==> flow/design.v <==
`timescale 1ns / 1ps
module SimpleCPU(clk, rst, data_fromRAM, wrEn, addr_toRAM, data_toRAM, pCounter);
parameter SIZE = 10;
input clk, rst;
input wire [31:0] data_fromRAM;
output reg wrEn;
output reg [SIZE-1:0] addr_toRAM;
output reg [31:0] data_toRAM;
output reg [SIZE-1:0] pCounter;
reg [ 3:0] opcode, opcodeNext;
reg [13:0] operand1, operand2, operand1Next, operand2Next;
reg [SIZE-1:0]   pCounterNext;
reg [31:0] num1, num2, num1Next, num2Next;
reg [ 3:0] state, stateNext;
always @(posedge clk)begin
	state    <= stateNext;
	pCounter <= pCounterNext;
	opcode   <= opcodeNext;
	operand1 <= operand1Next;
	operand2 <= operand2Next;
	num1     <= num1Next;
	num2     <= num2Next;
end
always @*begin
	stateNext    = state;
	pCounterNext = pCounter;
	opcodeNext   = opcode;
	operand1Next = operand1;
	operand2Next = operand2;
	num1Next     = num1;
	num2Next     = num2;
	addr_toRAM   = 0;
	wrEn         = 0;
	data_toRAM   = 0;
if(rst)
	begin
	stateNext    = 0;
	pCounterNext = 0;
	opcodeNext   = 0;
	operand1Next = 0;
	operand2Next = 0;
	num1Next     = 0;
	num2Next     = 0;
	addr_toRAM   = 0;
	wrEn         = 0;
	data_toRAM   = 0;
	end
else 
	case(state)                       
		0: begin											 
			pCounterNext = pCounter;
			opcodeNext   = opcode;
			operand1Next = 0;
			operand2Next = 0;
			addr_toRAM   = pCounter;
			num2Next     = 0;
			wrEn         = 0;
			data_toRAM   = 0;
			stateNext    = 1;
		end 
		1:begin                    
			pCounterNext = pCounter;
			opcodeNext   = {data_fromRAM[28], data_fromRAM[31:29]};
			operand1Next = data_fromRAM[27:14];
			operand2Next = data_fromRAM[13:0];
			addr_toRAM   = operand1Next;
			num1Next     = data_fromRAM;
			wrEn         = 0;
			data_toRAM   = 0;
			if( {data_fromRAM[28], data_fromRAM[31:29]} == 4'b0101 ) 	begin
				stateNext = 5;
				addr_toRAM = data_fromRAM[13:0];
				num1Next = operand1;
			end
			else if( {data_fromRAM[28], data_fromRAM[31:29]} == 4'b1101 ) 	begin
				stateNext = 6;
				addr_toRAM = data_fromRAM[27:14];
				num1Next = operand1;
			end
			else if(data_fromRAM[28] == 0 )  
				stateNext = 2;  
			else 
				stateNext = 3;
		end
		2: begin          
			pCounterNext = pCounter;
			opcodeNext   = opcode;
			operand1Next = operand1;
			operand2Next = operand2;
			addr_toRAM   = operand2;
			num1Next     = data_fromRAM;
			wrEn         = 0;
			data_toRAM   = operand2;
			stateNext = 3;
		end
		3: begin            
			pCounterNext = pCounter + 1;
			opcodeNext = opcode;
			operand1Next = operand1;
			operand2Next = operand2;
			addr_toRAM = operand1;
			num1Next = num1;
			wrEn = 1;
			stateNext = 0;
			case(opcode)                       
				4'b0000: data_toRAM = num1Next + data_fromRAM;  
				4'b1000: data_toRAM = data_fromRAM + operand2;  
				4'b0001: data_toRAM = ~(num1Next & data_fromRAM);  
				4'b1001: data_toRAM = ~(data_fromRAM & operand2);  
				4'b0010: begin 
					if(data_fromRAM < 32)
						data_toRAM = num1 >> data_fromRAM; 
					else
						data_toRAM = num1 << (data_fromRAM - 32); 
				end
				4'b1010: begin 
					if(operand2 < 32)
						data_toRAM = data_fromRAM >> operand2; 
					else
						data_toRAM = data_fromRAM << (operand2 - 32); 
				end
				4'b0011: data_toRAM = num1Next < data_fromRAM;  
				4'b1011: data_toRAM = data_fromRAM < operand2;  
				4'b0100: data_toRAM = data_fromRAM;  
				4'b1100: data_toRAM = operand2;  
				4'b0101: begin 
					data_toRAM = data_fromRAM;
					addr_toRAM = operand1;
					wrEn = 1;
				end
				4'b1101: begin  
					num2Next = data_fromRAM;
					addr_toRAM = num2;
					data_toRAM = data_fromRAM;
					wrEn = 1;
				end
				4'b0110: begin  
					if(data_fromRAM == 0)
						pCounterNext = num1;
					else
						pCounterNext = pCounter + 1;
					wrEn = 0;
				end
				4'b1110: begin
					pCounterNext = data_fromRAM + operand2;  
					wrEn = 0;
				end
				4'b0111: data_toRAM = num1Next * data_fromRAM;  
				4'b1111: data_toRAM = data_fromRAM * operand2;  
			endcase 
		end
		4:begin                    
			pCounterNext = pCounter + 1;
			opcodeNext   = 4'b0100;
			operand1Next = operand1;
			operand2Next = operand2;
			data_toRAM	 = num2;
			wrEn         = 1; 
			stateNext 	 = 0; 
			if(opcode == 4'b0101)
				addr_toRAM   = operand1;
			else if (opcode == 4'b1101)
				addr_toRAM   = num1 ;
		end
		5: begin      
			pCounterNext = pCounter;
			opcodeNext   = opcode;
			operand1Next = operand1;
			operand2Next = operand2;
			addr_toRAM   = data_fromRAM;
			num1Next     = data_fromRAM;
			wrEn         = 0;
			data_toRAM   = operand2;
			stateNext = 3;
		end
		6: begin      
			pCounterNext = pCounter;
			opcodeNext   = opcode;
			operand1Next = operand1;
			operand2Next = operand2;
			addr_toRAM   = data_fromRAM;
			num1Next     = data_fromRAM;
			num2Next     = data_fromRAM;
			wrEn         = 0;
			data_toRAM   = operand2;
			stateNext = 2;
		end
		default: begin
			stateNext    = 0;
			pCounterNext = 0;
			opcodeNext   = 0;
			operand1Next = 0;
			operand2Next = 0;
			num1Next     = 0;
			num2Next     = 0;
			addr_toRAM   = 0;
			wrEn         = 0;
			data_toRAM   = 0;
		end
	endcase
end
endmodule
Ticket comment

* From RTL to reports: SimpleCPU
Tool output for the design above before and after an edit, in the order of the flow.
"unedited" refers to lines of the RTL above, "edited" to lines of the edited file.
"difference" is "edited" less "unedited", of the values as shown; "relative change" is that difference over "unedited", in percent.
Operators: Yosys type, input widths -> output width; for muxes data width and select width s.
Library cell names are shortened.
Not given: --
- Top :: SimpleCPU
- Clock port :: clk
- Library :: sky130hd
- Library corner :: tt_025C_1v80

* Diff
Unified diff, file above to edited file.
The edit is scripted: it alters the design's behaviour and was not made to optimise anything.
#+begin_src diff
@@ -1,4 +1,4 @@
 `timescale 1ns / 1ps
-module SimpleCPU(clk, rst, data_fromRAM, wrEn, addr_toRAM, data_toRAM, pCounter);
+module SimpleCPU(clk, rst, data_fromRAM, wrEn, addr_toRAM, data_toRAM, pCounter_o);
 parameter SIZE = 10;
 input clk, rst;
@@ -7,5 +7,7 @@
 output reg [SIZE-1:0] addr_toRAM;
 output reg [31:0] data_toRAM;
-output reg [SIZE-1:0] pCounter;
+output reg [SIZE-1:0] pCounter_o;
+reg [SIZE-1:0] pCounter;
+always @(posedge clk) pCounter_o <= pCounter;
 reg [ 3:0] opcode, opcodeNext;
 reg [13:0] operand1, operand2, operand1Next, operand2Next;
#+end_src

* Word level
Counts by Yosys on the flattened word-level netlist (proc, flatten, opt, wreduce; memories kept). Register bits leave out memories and registers merged into their read ports (data or address). Print and check cells are left out. Cells with the same type and inputs are merged into one.
** Cells by class
- add/subtract/negate cells :: unedited 5, edited 5, difference 0, relative change 0.00%
- $mul :: unedited 2, edited 2, difference 0, relative change 0.00%
- $lt $le $gt $ge :: unedited 4, edited 4, difference 0, relative change 0.00%
- equal/unequal tests :: unedited 24, edited 24, difference 0, relative change 0.00%
- shifts and indexed selects :: unedited 4, edited 4, difference 0, relative change 0.00%
- mux-type cells :: unedited 29, edited 29, difference 0, relative change 0.00%
- bitwise operators :: unedited 5, edited 5, difference 0, relative change 0.00%
- reductions and logical operators :: unedited 16, edited 16, difference 0, relative change 0.00%
Unchanged operator kinds not shown: 45.
** Storage and ports
- register bits after elaboration :: unedited 110, edited 120, difference +10, relative change +9.09%
- input port bits :: unedited 34, edited 34, difference 0, relative change 0.00%
- output and inout bits :: unedited 53, edited 53, difference 0, relative change 0.00%
- cells after elaboration :: unedited 96, edited 97, difference +1, relative change +1.04%

* Longest topological paths
Yosys ltp: most cells in a row. Word level: on the elaborated netlist, between registers, memories and ports. Mapped: between sequential cells and ports; inverters and the memories' decode and read muxes count.
** Logic depth
- depth after elaboration :: unedited 6, edited 6, difference 0, relative change 0.00%
- ABC_AREA :: unedited 0, edited 0
- depth in mapped cells :: unedited 32, edited 32, difference 0, relative change 0.00%
- mapped depth without buffers :: unedited 28, edited 29, difference +1, relative change +3.57%

* Netlist
The flow's flattened synthesis, as Yosys stat reports it; memories are mapped. The netlist is that of the ABC_AREA named above (0 if unset); the other value can give another one.
** Mapped netlist
- mapped cells :: unedited 5341, edited 5357, difference +16, relative change +0.30%
- synthesis area (sq um) :: unedited 41406.0, edited 41542.3, difference +136.3, relative change +0.33%
- area of sequential cells (sq um) :: unedited 1801.7, edited 2001.9, difference +200.2, relative change +11.11%
- flip-flops :: unedited 90, edited 100, difference +10, relative change +11.11%
- buffer cells :: unedited 384, edited 387, difference +3, relative change +0.78%
** Cell types
- nor2_1 :: unedited 630, edited 470, difference -160, relative change -25.40%
- and2_1 :: unedited 144, edited 257, difference +113, relative change +78.47%
- nand2_1 :: unedited 675, edited 770, difference +95, relative change +14.07%
- mux2i_1 :: unedited 101, edited 60, difference -41, relative change -40.59%
- o211ai_1 :: unedited 38, edited 14, difference -24, relative change -63.16%
- a211oi_1 :: unedited 71, edited 49, difference -22, relative change -30.99%
- clkbuf_1 :: unedited 294, edited 315, difference +21, relative change +7.14%
- nor3_1 :: unedited 71, edited 91, difference +20, relative change +28.17%
- a21oi_1 :: unedited 268, edited 287, difference +19, relative change +7.09%
- nand3_1 :: unedited 91, edited 110, difference +19, relative change +20.88%
- mux2_2 :: unedited 32, edited 13, difference -19, relative change -59.38%
- o21ai_0 :: unedited 197, edited 182, difference -15, relative change -7.61%
- nand2b_1 :: unedited 44, edited 31, difference -13, relative change -29.55%
- and3_1 :: unedited 22, edited 35, difference +13, relative change +59.09%
- inv_1 :: unedited 735, edited 723, difference -12, relative change -1.63%
- dfxtp_1 :: unedited 90, edited 100, difference +10, relative change +11.11%
- xor2_1 :: unedited 37, edited 47, difference +10, relative change +27.03%
- a2111oi_0 :: unedited 19, edited 9, difference -10, relative change -52.63%
Unchanged cell types not shown: 9.
Not every row of either side is listed.

* Worst setup path after synthesis
OpenSTA on the mapped netlist: ideal clock, no wires. The path of least setup slack (recovery checks aside). Input and output delay are each 20% of the period. Register names are those of the netlist, which keeps one name where synthesis merged equal registers.
** Path post-synthesis
- path type :: unedited input port to output port, edited input port to output port
- start :: unedited input data_fromRAM[3], edited input data_fromRAM[4]
- end :: unedited output data_toRAM[31], edited output data_toRAM[31]
- clock period (ps) :: unedited 14000, edited 14000, difference 0, relative change 0.00%
- external input delay (ps) :: unedited 2800, edited 2800, difference 0, relative change 0.00%
- output delay (ps) :: unedited 2800, edited 2800, difference 0, relative change 0.00%
- time at the first pin (ps) :: unedited 2800, edited 2800, difference 0, relative change 0.00%
- data arrival time (ps) :: unedited 10528, edited 10454, difference -74, relative change -0.70%
- data required time (ps) :: unedited 11200, edited 11200, difference 0, relative change 0.00%
- path slack (ps) :: unedited 672, edited 746, difference +74
- delay of the path (ps) :: unedited 7728, edited 7654, difference -74, relative change -0.96%
- stages on the path :: unedited 30, edited 29, difference -1, relative change -3.33%
- path buffers :: unedited 6, edited 5, difference -1, relative change -16.67%
- synthesis period reached (ps) :: unedited 13328, edited 13254, difference -74, relative change -0.56%
"delay of the path" is the arrival time less input delay plus setup time.
A path that ends at an output port has no setup time.
"stages on the path": output pins that drive a net of the path, with the launching flip-flop's if there is one; two outputs of one cell count as two.
"synthesis period reached" is the clock period less the worst setup slack; recovery checks do not enter. This is arithmetic on one report: input and output delays are still those of the set period (20% each).
Between the ends, post-synthesis, unedited:
- Path through :: clkbuf_1 > clkbuf_1 > clkbuf_1 > clkbuf_1 > clkbuf_1 > clkbuf_1 > and2_1 > fa_1 > inv_1 > fa_1 > fa_1 > fa_1 > inv_1 > fa_1 > inv_1 > fa_1 > inv_1 > fa_1 > fa_1 > ha_1 > and3_1 > o31ai_1 > o21ai_0 > o2111ai_1 > a211oi_1 > o22ai_1 > xnor2_1 > nand2_1 > o211ai_1 > o211a_1
** RTL lines, path post-synthesis, unedited
- start, declared :: line 5 : input wire [31:0] data_fromRAM;
- end, declared :: line 8 : output reg [31:0] data_toRAM;
unedited: Chain of elaborated cells between the ends: none given.
Between the ends, post-synthesis, edited:
- Path through :: clkbuf_1 > clkbuf_1 > clkbuf_1 > buf_1 > clkbuf_1 > and2_1 > fa_1 > inv_1 > fa_1 > fa_1 > fa_1 > inv_1 > ha_1 > ha_1 > fa_1 > fa_1 > ha_1 > a21oi_1 > nand2_1 > or3_1 > o21a_1 > o221a_2 > a221o_1 > a21o_1 > a21oi_1 > mux2i_1 > nand2_1 > o311a_1 > a221oi_2
** RTL lines, path post-synthesis, edited
- start, declared :: line 5 : input wire [31:0] data_fromRAM;
- end, declared :: line 8 : output reg [31:0] data_toRAM;
edited: Chain of elaborated cells between the ends: none given.

* Path in the finished layout
From the final timing report of each run of set A: the path of least setup slack in the routed layout; clock arrival at registers is part of the times.
The path's times are printed in steps of 10 ps; the period is the one set.
** Path post-layout
- path type :: unedited input port to output port, edited input port to output port
- start :: unedited input data_fromRAM[6], edited input data_fromRAM[2]
- end :: unedited output data_toRAM[19], edited output data_toRAM[30]
- clock period (ps) :: unedited 14000, edited 14000, difference 0, relative change 0.00%
- external input delay (ps) :: unedited 2800, edited 2800, difference 0, relative change 0.00%
- output delay (ps) :: unedited 2800, edited 2800, difference 0, relative change 0.00%
- time at the first pin (ps) :: unedited 2800, edited 2800, difference 0, relative change 0.00%
- data arrival time (ps) :: unedited 11050, edited 11110, difference +60, relative change +0.54%
- data required time (ps) :: unedited 11200, edited 11200, difference 0, relative change 0.00%
- path slack (ps) :: unedited 150, edited 90, difference -60
- stages on the path :: unedited 28, edited 30, difference +2, relative change +7.14%
- path buffers :: unedited 7, edited 7, difference 0, relative change 0.00%
Between the ends, post-layout, unedited:
- Path through :: buf_2 > buf_4 > buf_4 > nand2_1 > fa_1 > inv_1 > fa_1 > fa_1 > inv_1 > fa_1 > fa_1 > inv_1 > fa_1 > ha_1 > a21o_1 > a21o_1 > a22oi_1 > a21boi_0 > buf_4 > a31oi_1 > a21o_1 > a21oi_1 > xnor2_1 > buf_4 > a221oi_1 > buf_4 > a221oi_2 > clkdlybuf4s50_1
** RTL lines, path post-layout, unedited
- start, declared :: line 5 : input wire [31:0] data_fromRAM;
- end, declared :: line 8 : output reg [31:0] data_toRAM;
unedited: Chain of elaborated cells between the ends: none given.
Between the ends, post-layout, edited:
- Path through :: buf_2 > buf_12 > buf_4 > ha_1 > inv_1 > fa_1 > inv_1 > fa_1 > ha_1 > ha_1 > ha_1 > inv_1 > fa_1 > inv_1 > ha_1 > o31ai_1 > o2bb2ai_1 > o21ai_0 > buf_4 > o21ai_0 > o21ai_0 > o41ai_1 > o21ai_0 > xnor2_1 > buf_4 > o22ai_1 > nor3_1 > a211oi_1 > buf_4 > clkdlybuf4s50_1
** RTL lines, path post-layout, edited
- start, declared :: line 5 : input wire [31:0] data_fromRAM;
- end, declared :: line 8 : output reg [31:0] data_toRAM;
edited: Chain of elaborated cells between the ends: none given.

* Measured runs
Runs of the flow (Yosys, OpenROAD) on both versions; the two runs of a pair have the same settings. The constraints put input and output delay at 20% of the set period each and load the outputs with 0.01 pF.
Settings, set A:
- period_ns :: 14.0
- CAP_MARGIN :: 20
- CORE_MARGIN :: 2
- CORE_UTILIZATION :: 40
- SLEW_MARGIN :: 20
** Final reports, set A
- synthesis area (sq um) :: unedited 41406.0, edited 41542.3, difference +136.3, relative change +0.33%
- area inside the die boundary (sq um) :: unedited 106103.0, edited 106449.0, difference +346.0, relative change +0.33%
- standard-cell area after layout (sq um) :: unedited 45284.7, edited 45324.7, difference +40.0, relative change +0.09%
- utilization in the final report (%) :: unedited 43.9, edited 43.9, difference 0.0
- setup slack of the worst path (ps) :: unedited 148, edited 91, difference -57
- setup TNS (ps) :: unedited 0, edited 0, difference 0
- post-route worst hold slack (ps) :: unedited 453, edited 441, difference -12
- total power after layout (mW) :: unedited 2.302, edited 2.204, difference -0.098, relative change -4.26%
- clock period achieved (ps) :: unedited 13852, edited 13909, difference +57, relative change +0.41%
Settings, set B:
- ABC_AREA :: 0
- CORE_ASPECT_RATIO :: 1.12
- CORE_MARGIN :: 5
- CORE_UTILIZATION :: 31
- MAX_ROUTING_LAYER :: met5
- MIN_ROUTING_LAYER :: met1
- period_ns :: 18.5
- CAP_MARGIN :: 20
- SLEW_MARGIN :: 20
** Final reports, set B
- synthesis area (sq um) :: unedited 41406.0, edited 41542.3, difference +136.3, relative change +0.33%
- area inside the die boundary (sq um) :: unedited 140988.0, edited 141440.0, difference +452.0, relative change +0.32%
- standard-cell area after layout (sq um) :: unedited 44641.6, edited 44774.2, difference +132.6, relative change +0.30%
- utilization in the final report (%) :: unedited 33.5, edited 33.6, difference +0.1
- setup slack of the worst path (ps) :: unedited 2065, edited 2125, difference +60
- setup TNS (ps) :: unedited 0, edited 0, difference 0
- post-route worst hold slack (ps) :: unedited 452, edited 455, difference +3
- total power after layout (mW) :: unedited 1.638, edited 1.565, difference -0.073, relative change -4.46%
- clock period achieved (ps) :: unedited 16435, edited 16375, difference -60, relative change -0.37%
"clock period achieved" means the clock period less the worst setup slack. The figure is calculated, with input and output delays left at 20% of the set period.
"total power after layout" rests on the timing tool's default activity at the inputs, not on a simulated workload.
